==> flow/design.v <==
`timescale 1ns / 1ps
module Rx (
    input  logic        clk_fpga,   
    input  logic        reset,      
    input  logic        RxD,       
    output logic [7:0]  RxData,
    output logic        data_valid      
);
    parameter int clk_freq    = 100_000_000;
    parameter int baud_rate   = 115200;
    parameter int div_sample  = 4;    
    parameter int div_counter = clk_freq / (baud_rate * div_sample);
    parameter int mid_sample  = div_sample / 2;
    parameter int div_bit     = 10;   
    typedef enum logic {IDLE=0, RECEIVING=1} state_t;
    state_t state, nextstate;
    logic [3:0]  bit_counter;         
    logic [1:0]  sample_counter;      
    logic [13:0] baudrate_counter;    
    logic [9:0]  rxshift_reg;         
    logic shift;
    logic clear_bitcounter, inc_bitcounter;
    logic clear_samplecounter, inc_samplecounter;
    assign RxData = rxshift_reg[8:1];    
    always_ff @(posedge clk_fpga or posedge reset) begin
        if (reset) begin
            state            <= IDLE;
            bit_counter      <= '0;
            sample_counter   <= '0;
            baudrate_counter <= '0;
            rxshift_reg      <= '0;
            data_valid       <= 1'b0;
        end else begin
            data_valid <= 1'b0;     
            baudrate_counter <= baudrate_counter + 1;
            if (baudrate_counter >= div_counter - 1) begin
                baudrate_counter <= 0;
                state <= nextstate;
                if (shift)
                    rxshift_reg <= {RxD, rxshift_reg[9:1]};
                if (clear_samplecounter)
                    sample_counter <= 0;
                else if (inc_samplecounter)
                    sample_counter <= sample_counter + 1;
                if (clear_bitcounter)
                    bit_counter <= 0;
                else if (inc_bitcounter)
                    bit_counter <= bit_counter + 1;
                if (state == RECEIVING &&
                    bit_counter == div_bit - 1 &&
                    sample_counter == div_sample - 1) begin
                    data_valid <= 1'b1;
                end
            end
        end
    end
    always_comb begin
        shift               = 1'b0;
        clear_samplecounter = 1'b0;
        inc_samplecounter   = 1'b0;
        clear_bitcounter    = 1'b0;
        inc_bitcounter      = 1'b0;
        nextstate           = state;
        case (state)
            IDLE: begin
                if (!RxD) begin
                    nextstate           = RECEIVING;
                    clear_bitcounter    = 1'b1;
                    clear_samplecounter = 1'b1;
                end
            end
            RECEIVING: begin
                nextstate = RECEIVING;
                if (sample_counter == mid_sample - 1)
                    shift = 1'b1;
                if (sample_counter == div_sample - 1) begin
                    inc_bitcounter     = 1'b1;
                    clear_samplecounter= 1'b1;
                    if (bit_counter == div_bit - 1)
                        nextstate = IDLE;
                end else begin
                    inc_samplecounter = 1'b1;
                end
            end
            default: nextstate = IDLE;
        endcase
    end
endmodule
module Tx #(
    parameter integer CLOCK_FREQ = 100_000_000,
    parameter integer BAUD_RATE  = 115200
) (
    input  logic        clk,
    input  logic        reset,
    input  logic        ready,       
    input  logic [7:0]  tx_data,
    output logic        TxD,
    output logic        tdre         
);
    localparam integer CYCLES_PER_BIT = (CLOCK_FREQ + BAUD_RATE - 1) / BAUD_RATE;  
    localparam integer BAUD_MAX       = (CYCLES_PER_BIT > 0) ? (CYCLES_PER_BIT - 1) : 0;
    localparam integer BAUD_CNT_WIDTH = $clog2(BAUD_MAX + 1);
    typedef enum logic [1:0] {
        S_MARK,    
        S_START,   
        S_DATA,    
        S_STOP     
    } state_t;
    state_t state, next_state;
    logic [7:0] txbuff;
    logic [2:0] bit_count;
    logic [BAUD_CNT_WIDTH-1:0] baud_count;
    logic ready_sync;
    always_ff @(posedge clk or posedge reset) begin
        if (reset)
            ready_sync <= 1'b0;
        else
            ready_sync <= ready;
    end
    always_ff @(posedge clk or posedge reset) begin
        if (reset)
            state <= S_MARK;
        else
            state <= next_state;
    end
    always_comb begin
        next_state = state;
        case (state)
            S_MARK: begin
                if (ready_sync && tdre)
                    next_state = S_START;
            end
            S_START: begin
                if (baud_count == BAUD_MAX)
                    next_state = S_DATA;
            end
            S_DATA: begin
                if ((baud_count == BAUD_MAX) && (bit_count == 3'd7))
                    next_state = S_STOP;
            end
            S_STOP: begin
                if (baud_count == BAUD_MAX)
                    next_state = S_MARK;
            end
            default: next_state = S_MARK;
        endcase
    end
    always_ff @(posedge clk or posedge reset) begin
        if (reset) begin
            TxD        <= 1'b1;
            tdre       <= 1'b1;
            baud_count <= '0;
            bit_count  <= '0;
            txbuff     <= '0;
        end else begin
            case (state)
                S_MARK: begin
                    TxD        <= 1'b1;
                    baud_count <= '0;
                    bit_count  <= '0;
                    if (ready_sync && tdre) begin
                        txbuff <= tx_data;   
                        tdre   <= 1'b0;      
                    end else begin
                        tdre   <= 1'b1;      
                    end
                end
                S_START: begin
                    TxD <= 1'b0;  
                    if (baud_count == BAUD_MAX) begin
                        baud_count <= '0;
                    end else begin
                        baud_count <= baud_count + 1;
                    end
                end
                S_DATA: begin
                    TxD <= txbuff[0];  
                    if (baud_count == BAUD_MAX) begin
                        baud_count <= '0;
                        txbuff    <= {1'b0, txbuff[7:1]};
                        bit_count <= bit_count + 1;
                    end else begin
                        baud_count <= baud_count + 1;
                    end
                end
                S_STOP: begin
                    TxD <= 1'b1;  
                    if (baud_count == BAUD_MAX) begin
                        baud_count <= '0;
                        tdre       <= 1'b1;  
                    end else begin
                        baud_count <= baud_count + 1;
                    end
                end
                default: begin
                    TxD        <= 1'b1;
                    tdre       <= 1'b1;
                    baud_count <= '0;
                    bit_count  <= '0;
                end
            endcase
        end
    end
endmodule
`timescale 1ns / 1ps
module command_parser (
    input  logic clk,
    input  logic reset,
    input  logic [7:0] rx_byte,
    input  logic       rx_valid,
    input  logic       cmd_ack,
    output logic       cmd_ready,
    output logic       seq_sel,    
    output logic [7:0] n_value
);
    typedef enum logic [2:0] {
        S_WAIT_LETTER,
        S_WAIT_COMMA,
        S_WAIT_NUM1,
        S_WAIT_LF,
        S_DONE
    } pstate_t;
    pstate_t state;
    logic [7:0] tens;
    logic       got_two_digits;
    assign cmd_ready = (state == S_DONE);
    always_ff @(posedge clk or posedge reset) begin
        if (reset) begin
            state          <= S_WAIT_LETTER;
            seq_sel        <= 1'b0;
            n_value        <= 8'd0;
            tens           <= 8'd0;
            got_two_digits <= 1'b0;
        end else begin
            if (cmd_ack && state == S_DONE) begin
                state <= S_WAIT_LETTER;
            end else if (rx_valid) begin
                unique case (state)
                    S_WAIT_LETTER: begin
                        if (rx_byte == "P") begin
                            seq_sel <= 1'b0;
                            state   <= S_WAIT_COMMA;
                        end else if (rx_byte == "M") begin
                            seq_sel <= 1'b1;
                            state   <= S_WAIT_COMMA;
                        end else begin
                            state <= S_WAIT_LETTER;  
                        end
                    end
                    S_WAIT_COMMA: begin
                        if (rx_byte == ",")
                            state <= S_WAIT_NUM1;
                        else
                            state <= S_WAIT_LETTER;  
                    end
                    S_WAIT_NUM1: begin
                        if (rx_byte >= "0" && rx_byte <= "9") begin
                            tens           <= rx_byte - "0";
                            got_two_digits <= 1'b0;
                            state          <= S_WAIT_LF;
                        end else begin
                            state <= S_WAIT_LETTER;
                        end
                    end
                    S_WAIT_LF: begin
                        if (rx_byte >= "0" && rx_byte <= "9") begin
                            n_value        <= (tens * 10) + (rx_byte - "0");
                            got_two_digits <= 1'b1;
                        end else if (rx_byte == "\n" || rx_byte == 8'h0D) begin
                            if (!got_two_digits)
                                n_value <= tens;
                            state <= S_DONE;
                        end
                    end
                    S_DONE: begin
                        state <= S_DONE;
                    end
                    default: state <= S_WAIT_LETTER;
                endcase
            end
        end
    end
endmodule
`timescale 1ns / 1ps
module padovan_unit (
    input  logic        clk,
    input  logic        reset,
    input  logic        start,
    input  logic [7:0]  n,
    output logic [31:0] result,
    output logic        done
);
    typedef enum logic [1:0] {IDLE, INIT, LOOP, FINISH} state_t;
    state_t state;
    logic [31:0] p0, p1, p2;
    logic [7:0]  i;
    always_ff @(posedge clk or posedge reset) begin
        if (reset) begin
            state  <= IDLE;
            result <= 32'd0;
            done   <= 1'b0;
        end else begin
            done <= 1'b0;
            case (state)
                IDLE: begin
                    if (start)
                        state <= INIT;
                end
                INIT: begin
                    p0 <= 32'd1;
                    p1 <= 32'd1;
                    p2 <= 32'd1;
                    i  <= 8'd3;
                    if (n == 0 || n == 1 || n == 2) begin
                        result <= 32'd1;
                        state  <= FINISH;
                    end else begin
                        state <= LOOP;
                    end
                end
                LOOP: begin
                    if (i <= n) begin
                        logic [31:0] new_p;
                        new_p = p0 + p1;
                        p0 <= p1;
                        p1 <= p2;
                        p2 <= new_p;
                        i  <= i + 1;
                        if (i == n) begin
                            result <= new_p;
                            state  <= FINISH;
                        end
                    end
                end
                FINISH: begin
                    done  <= 1'b1;
                    state <= IDLE;
                end
            endcase
        end
    end
endmodule
`timescale 1ns / 1ps
module moser_unit (
    input  logic        clk,
    input  logic        reset,
    input  logic        start,
    input  logic [7:0]  n,
    output logic [31:0] result,
    output logic        done
);
    typedef enum logic [1:0] {IDLE, RUN, FINISH} state_t;
    state_t state;
    logic [7:0]  n_work;
    logic [31:0] acc;
    logic [2:0]  pos;
    always_ff @(posedge clk or posedge reset) begin
        if (reset) begin
            state  <= IDLE;
            result <= 32'd0;
            done   <= 1'b0;
        end else begin
            done <= 1'b0;
            case (state)
                IDLE: begin
                    if (start) begin
                        if (n == 0) begin
                            result <= 32'd0;
                            state  <= FINISH;
                        end else begin
                            n_work <= n;
                            acc    <= 32'd0;
                            pos    <= 3'd0;
                            state  <= RUN;
                        end
                    end
                end
                RUN: begin
                    if (n_work != 0) begin
                        acc    <= acc | ({31'd0, n_work[0]} << {pos, 1'b0});
                        pos    <= pos + 3'd1;
                        n_work <= n_work >> 1;
                    end else begin
                        result <= acc;
                        state  <= FINISH;
                    end
                end
                FINISH: begin
                    done  <= 1'b1;
                    state <= IDLE;
                end
            endcase
        end
    end
endmodule
`timescale 1ns / 1ps
module top_cmd_uart #(
    parameter integer CLOCK_FREQ = 100_000_000,
    parameter integer BAUD_RATE  = 115200
)(
    input  logic       clk,
    input  logic       reset,
    input  logic       RxD,
    output logic       TxD,
    output logic [7:0] led
);
    logic [7:0] rx_byte;
    logic       rx_valid;
    Rx #(
        .clk_freq  (CLOCK_FREQ),
        .baud_rate (BAUD_RATE)
    ) u_rx (
        .clk_fpga   (clk),
        .reset      (reset),
        .RxD        (RxD),
        .RxData     (rx_byte),
        .data_valid (rx_valid)
    );
    logic [7:0] tx_data;
    logic       tx_start;
    logic       tx_free;
    Tx #(
        .CLOCK_FREQ (CLOCK_FREQ),
        .BAUD_RATE  (BAUD_RATE)
    ) u_tx (
        .clk    (clk),
        .reset  (reset),
        .ready  (tx_start),
        .tx_data(tx_data),
        .TxD    (TxD),
        .tdre   (tx_free)
    );
    logic       cmd_ready;
    logic       seq_sel;      
    logic [7:0] n_value;
    logic       cmd_ack;
    command_parser u_parser (
        .clk      (clk),
        .reset    (reset),
        .rx_byte  (rx_byte),
        .rx_valid (rx_valid),
        .cmd_ack  (cmd_ack),
        .cmd_ready(cmd_ready),
        .seq_sel  (seq_sel),
        .n_value  (n_value)
    );
    logic        pad_start, pad_done;
    logic [31:0] pad_res;
    padovan_unit u_pad (
        .clk    (clk),
        .reset  (reset),
        .start  (pad_start),
        .n      (n_value),
        .result (pad_res),
        .done   (pad_done)
    );
    logic        mos_start, mos_done;
    logic [31:0] mos_res;
    moser_unit u_mos (
        .clk    (clk),
        .reset  (reset),
        .start  (mos_start),
        .n      (n_value),
        .result (mos_res),
        .done   (mos_done)
    );
    typedef enum logic [2:0] {
        S_WAIT_CMD,
        S_START_CALC,
        S_WAIT_CALC,
        S_SEND_B0,
        S_SEND_B1,
        S_SEND_B2,
        S_SEND_B3
    } main_state_t;
    main_state_t state;
    logic [31:0] result_reg;
    logic        tx_wait;    
    assign cmd_ack = (state == S_START_CALC);
    assign pad_start = (state == S_START_CALC) && (cmd_ready) && (seq_sel == 1'b0);
    assign mos_start = (state == S_START_CALC) && (cmd_ready) && (seq_sel == 1'b1);
    assign led = rx_byte;
    always_ff @(posedge clk or posedge reset) begin
        if (reset) begin
            state    <= S_WAIT_CMD;
            tx_data  <= 8'd0;
            tx_start <= 1'b0;
            result_reg <= 32'd0;
            tx_wait  <= 1'b0;
        end else begin
            tx_start <= 1'b0;  
            if (tx_wait && !tx_free)
                tx_wait <= 1'b0;
            case (state)
                S_WAIT_CMD: begin
                    if (cmd_ready) begin
                        state <= S_START_CALC;
                    end
                end
                S_START_CALC: begin
                    state <= S_WAIT_CALC;
                end
                S_WAIT_CALC: begin
                    if (!seq_sel && pad_done) begin
                        result_reg <= pad_res;
                        state      <= S_SEND_B0;
                    end else if (seq_sel && mos_done) begin
                        result_reg <= mos_res;
                        state      <= S_SEND_B0;
                    end
                end
                S_SEND_B0: begin
                    if (tx_free && !tx_wait) begin
                        tx_data  <= result_reg[31:24];
                        tx_start <= 1'b1;
                        tx_wait  <= 1'b1;
                        state    <= S_SEND_B1;
                    end
                end
                S_SEND_B1: begin
                    if (tx_free && !tx_wait) begin
                        tx_data  <= result_reg[23:16];
                        tx_start <= 1'b1;
                        tx_wait  <= 1'b1;
                        state    <= S_SEND_B2;
                    end
                end
                S_SEND_B2: begin
                    if (tx_free && !tx_wait) begin
                        tx_data  <= result_reg[15:8];
                        tx_start <= 1'b1;
                        tx_wait  <= 1'b1;
                        state    <= S_SEND_B3;
                    end
                end
                S_SEND_B3: begin
                    if (tx_free && !tx_wait) begin
                        tx_data  <= result_reg[7:0];
                        tx_start <= 1'b1;
                        tx_wait  <= 1'b1;
                        state    <= S_WAIT_CMD;  
                    end
                end
                default: state <= S_WAIT_CMD;
            endcase
        end
    end
endmodule
======== From RTL to reports: top_cmd_uart ========
What the tools print for top_cmd_uart, step after step.
Lines are those of the file above, counted from 1.
Library cell names are shortened.
The mark n/a stands for no value.
design
  design top .............................. top_cmd_uart
  clock ................................... clk
  library ................................. sky130hd
  library corner .......................... tt_025C_1v80

======== Elaborated design ========
Source: Yosys, flattened and elaborated, memories not mapped. Widths are those after wreduce. Registers that Yosys merges into a memory's read port (data or address) are not register bits. Print and check cells do not count.
bit counts
  elaborated cells ........................ 288
  bits in registers ....................... 341
operators by class
  mux-type cells .......................... 111
  shifts and indexed selects .............. 1
  $mul .................................... 1
  add/subtract/negate cells ............... 11
  reduce/logical cells .................... 63
  eq/ne operators ......................... 56
  bitwise logic cells ..................... 5
  order comparisons ....................... 4
operators by type and width
  kind                                           number
  2-to-1 mux 32 bit                              14
  case mux 32 bit (select 2 bit)                 6
  2-to-1 mux 8 bit                               13
  2-to-1 mux 3 bit                               16
  case mux 8 bit (select 2 bit)                  3
  << shifter 1 x 4 -> 32 bit                     1
  adder 32 bit                                   1
  OR 32 bit                                      1
  case mux 8 bit (select 4 bit)                  1
  2-to-1 mux 2 bit                               14
  != test 2 x 1 -> 1 bit with constant B         13
  AND reduction 4 bit                            6
  multiplier 8 x 3 -> 7 bit with constant B      1
  2-to-1 mux 1 bit                               23
  nonzero test 2 bit                             11
  case mux 3 bit (select 7 bit)                  1
  AND reduction 5 bit                            4
  case mux 10 bit (select 2 bit)                 1
  != test 2 bit with constant B                  9
  equality test 8 x 4 -> 1 bit with constant B   2
  subtractor 8 x 6 -> 8 bit with constant B      2
  equality test 8 x 7 -> 1 bit with constant B   2
  case mux 2 bit (select 4 bit)                  2
  case mux 1 bit (select 2 bit)                  8
  equality test 3 bit with constant B            5
  case mux 3 bit (select 5 bit)                  1
  adder 14 x 1 -> 14 bit with constant B         1
  >= comparator 14 x 8 -> 1 bit with constant B  1
Not listed: further kinds 44, cells in them 89.

======== Depth ========
Yosys ltp: most cells in a row. Word level: on the elaborated netlist, between registers, memories and ports. Mapped: between sequential cells and ports; inverters and the memories' decode and read muxes count.
logic depth
  depth in word-level cells ............... 7
  ABC_AREA ................................ 0
  mapped depth ............................ 12
  depth with buffers taken out ............ 12

======== Netlist ========
The flow's flattened synthesis, as Yosys stat reports it; memories are mapped. The netlist is that of the ABC_AREA named above (0 if unset); the other value can give another one.
The area totals of this step are shown rounded.
mapped netlist
  mapped area ............................. 14700 µm²
  standard cells after synthesis .......... 1348
  flip-flop cells ......................... 303
  sequential part of the area ............. 8210 µm²
cells by type
  cell type  number
  dfrtp_1    173
  edfxtp_1   123
  ha_1       73
  and2_1     89
  nor2_1     125
  nand2_1    118
  o21ai_0    84
  a22o_1     44
  xnor2_1    40
  a21oi_1    62
  mux2_2     22
  inv_1      63
  clkbuf_1   52
  nand3_1    37
  dfstp_2    7
  xor2_1     20
  a31oi_1    22
  a21o_1     13
Other cell types: 45; their cells: 181.
The figures by module come from a second, unflattened synthesis with its own total; it is not the netlist above.
second synthesis, totals
  cell total of the unflattened synthesis .. 1357
  area total of the unflattened synthesis .. 15800 µm²
Each row is one instance without its submodules.
by module
  module          cells  area (µm²)  seq. area (µm²)  instances
  padovan_unit    635    7270        4050             1
  top_cmd_uart    197    2540        1230             1
  command_parser  164    1630        577              1
  moser_unit      126    1530        872              1
  Rx              119    1450        776              1
  Tx              116    1360        704              1

======== Timing after synthesis ========
Source: OpenSTA report_checks on the synthesized netlist (no wires, ideal clock, input and output delay 20% of the period each), path of least setup slack; recovery checks are left aside. Register names are those of the netlist, which keeps one name where synthesis merged equal registers.
timing path after synthesis
  kind .................................... input -> register
  start ................................... input reset
  end ..................................... register u_pad.i[0]
  period .................................. 10.0 ns
  setup slack ............................. -0.611 ns
  driving pins on the path ................ 1
  required time ........................... 9.247 ns
  setup time .............................. 0.753 ns
  delay of the path ....................... 8.611 ns
  arrival time ............................ 9.858 ns
  input delay ............................. 2.000 ns
  buffers on the path ..................... 0
  synthesis period reached ................ 10.611 ns
"delay of the path" = arrival - input delay + setup time.
"driving pins on the path" counts driving pins, that of a launching flip-flop among them; a cell with two outputs on the path counts twice.
"synthesis period reached" is the clock period less the worst setup slack; recovery checks do not enter. This is arithmetic on one report: input and output delays are still those of the set period (20% each).
The rows between start and end are the longest chain of elaborated cells between them; the timing report does not say that the signal goes this way. Where chains are equally long, one stands for them.
Each line given opens the expression or statement behind the cell; cells for indexed reads and writes are added by Yosys, which also makes memories of some case tables.
between the ends, after synthesis
  cells stage by stage .................... a311oi_1
  length of the longest elaborated chain .. 2
RTL lines, path after synthesis
  item                 RTL line  RTL
  start, declared      402       input  logic       reset,
  NOT 1 bit            n/a
  AND reduction 3 bit  n/a
  end, assigned        313       i  <= 8'd3;
  end, assigned        328       i  <= i + 1;
  end, declared        296       logic [7:0]  i;

======== Worst path after layout ========
Path of least setup slack in the final report of flow run 1 (OpenROAD, finished layout, wires in). Where an end is a register, its clock arrival counts in the times.
timing path after layout
  kind .................................... input -> register
  start ................................... input reset
  end ..................................... register u_pad.p1[9]
  arrival time ............................ 4.07 ns
  input delay ............................. 2.00 ns
  setup time .............................. 0.29 ns
  driving pins on the path ................ 5
  period .................................. 10.0 ns
  required time ........................... 10.24 ns
  buffers on the path ..................... 4
  setup slack ............................. 6.17 ns
The rows between start and end are the longest chain of elaborated cells between them; the timing report does not say that the signal goes this way. Where chains are equally long, one stands for them.
between the ends, after layout
  cells stage by stage .................... clkdlybuf4s50_1 a311oi_4 buf_6 buf_6 buf_6
  length of the longest elaborated chain .. 2
RTL lines, path after layout
  item                 RTL line  RTL
  start, declared      402       input  logic       reset,
  NOT 1 bit            n/a
  AND reduction 3 bit  n/a
  end, assigned        311       p1 <= 32'd1;
  end, assigned        326       p1 <= p2;
  end, declared        295       logic [31:0] p0, p1, p2;

Ticket comment

Measured results for top_cmd_uart: 3 stored runs of the Yosys and OpenROAD flow on sky130hd. The settings differ; the order carries no meaning. The constraints put input and output delay at 20% of the set period each and load the outputs with 0.01 pF.
"achieved clock period" means the clock period less the worst setup slack. The figure is calculated, with input and output delays left at 20% of the set period.
"allowed time less slack (worst setup path)" is the time allowed to the run's worst setup path (the clock period less input and output delay, where it has them) less its slack. Clock arrival times count: a late capture clock shortens it, a late launch clock lengthens it.
"total power after layout" is the tool's figure for a default switching activity; nothing was simulated.
Results are given in rounded form.

======== flow run 1 ========
==> flow/run.sh <==
#!/bin/bash
# the make line also repeats the synthesis and layout settings of config.mk as NAME=value (left out here)
make -C /OpenROAD-flow-scripts/flow DESIGN_CONFIG=/design/flow/config.mk WORK_HOME=/design/flow/orfs CLKGATE_MAP_FILE= finish
==> flow/config.mk <==
export PLATFORM = sky130hd
export DESIGN_NAME = top_cmd_uart
export DESIGN_NICKNAME = top_cmd_uart
export VERILOG_FILES = /design/flow/design.v
export SDC_FILE = /design/flow/constraint.sdc
export NUM_CORES = 4
export LEC_CHECK = 0
export CAP_MARGIN = 20
export CORE_MARGIN = 2
export CORE_UTILIZATION = 50
export CTS_CLUSTER_DIAMETER = 271
export CTS_CLUSTER_SIZE = 13
export GPL_ROUTABILITY_DRIVEN = 0
export GPL_TIMING_DRIVEN = 0
export SLEW_MARGIN = 20
export TNS_END_PERCENT = 80
==> flow/constraint.sdc <==
create_clock -name core_clock -period 10.0 [get_ports {clk}]
set_input_delay 2.0000 -clock core_clock [delete_from_list [all_inputs] [get_ports {clk}]]
set_output_delay 2.0000 -clock core_clock [all_outputs]
set_load 0.01 [all_outputs]

-------- measured, flow run 1 --------
  chip area in the Yosys report ........... 14700 µm²
  smallest setup slack .................... 6.17 ns
  final design utilization ................ 56.3%
  setup total negative slack .............. 0.000 ns
  total power after layout ................ 2570 uW
  achieved clock period ................... 3.830 ns
  allowed time less slack (worst setup path) .. 1.83 ns
  critical path type ...................... input -> register
  die area ................................ 30800 µm²
  standard-cell area after layout ......... 16200 µm²
  smallest hold slack ..................... 0.357 ns

======== flow run 2 ========
==> flow/run.sh <==
#!/bin/bash
# the make line also repeats the synthesis and layout settings of config.mk as NAME=value (left out here)
make -C /OpenROAD-flow-scripts/flow DESIGN_CONFIG=/design/flow/config.mk WORK_HOME=/design/flow/orfs CLKGATE_MAP_FILE= finish
==> flow/config.mk <==
export PLATFORM = sky130hd
export DESIGN_NAME = top_cmd_uart
export DESIGN_NICKNAME = top_cmd_uart
export VERILOG_FILES = /design/flow/design.v
export SDC_FILE = /design/flow/constraint.sdc
export NUM_CORES = 4
export LEC_CHECK = 0
export CAP_MARGIN = 30
export CELL_PAD_IN_SITES_GLOBAL_PLACEMENT = 1
export CORE_ASPECT_RATIO = 0.99
export CORE_MARGIN = 2
export CORE_UTILIZATION = 27
export CTS_CLUSTER_DIAMETER = 263
export GPL_TIMING_DRIVEN = 0
export MAX_ROUTING_LAYER = met4
export MIN_ROUTING_LAYER = met1
export PLACE_DENSITY_LB_ADDON = 0.14
export SETUP_SLACK_MARGIN = 0.96
export SLEW_MARGIN = 20
==> flow/constraint.sdc <==
create_clock -name core_clock -period 7.05 [get_ports {clk}]
set_input_delay 1.4100 -clock core_clock [delete_from_list [all_inputs] [get_ports {clk}]]
set_output_delay 1.4100 -clock core_clock [all_outputs]
set_load 0.01 [all_outputs]

-------- measured, flow run 2 --------
  chip area in the Yosys report ........... 14700 µm²
  smallest setup slack .................... 3.30 ns
  final design utilization ................ 31.9%
  setup total negative slack .............. 0.000 ns
  total power after layout ................ 4270 uW
  achieved clock period ................... 3.753 ns
  allowed time less slack (worst setup path) .. 3.75 ns
  critical path type ...................... register -> register
  die area ................................ 56300 µm²
  standard-cell area after layout ......... 17300 µm²
  smallest hold slack ..................... 0.351 ns

======== flow run 3 ========
==> flow/run.sh <==
#!/bin/bash
# the make line also repeats the synthesis and layout settings of config.mk as NAME=value (left out here)
make -C /OpenROAD-flow-scripts/flow DESIGN_CONFIG=/design/flow/config.mk WORK_HOME=/design/flow/orfs CLKGATE_MAP_FILE= finish
==> flow/config.mk <==
export PLATFORM = sky130hd
export DESIGN_NAME = top_cmd_uart
export DESIGN_NICKNAME = top_cmd_uart
export VERILOG_FILES = /design/flow/design.v
export SDC_FILE = /design/flow/constraint.sdc
export NUM_CORES = 4
export LEC_CHECK = 0
export CAP_MARGIN = 20
export CORE_MARGIN = 2
export CORE_UTILIZATION = 40
export CTS_CLUSTER_DIAMETER = 271
export GPL_ROUTABILITY_DRIVEN = 0
export GPL_TIMING_DRIVEN = 0
export SLEW_MARGIN = 20
==> flow/constraint.sdc <==
create_clock -name core_clock -period 10.0 [get_ports {clk}]
set_input_delay 2.0000 -clock core_clock [delete_from_list [all_inputs] [get_ports {clk}]]
set_output_delay 2.0000 -clock core_clock [all_outputs]
set_load 0.01 [all_outputs]

-------- measured, flow run 3 --------
  chip area in the Yosys report ........... 14700 µm²
  smallest setup slack .................... 6.10 ns
  final design utilization ................ 46.0%
  setup total negative slack .............. 0.000 ns
  total power after layout ................ 2850 uW
  achieved clock period ................... 3.899 ns
  allowed time less slack (worst setup path) .. 1.90 ns
  critical path type ...................... input -> register
  die area ................................ 38300 µm²
  standard-cell area after layout ......... 16700 µm²
  smallest hold slack ..................... 0.351 ns
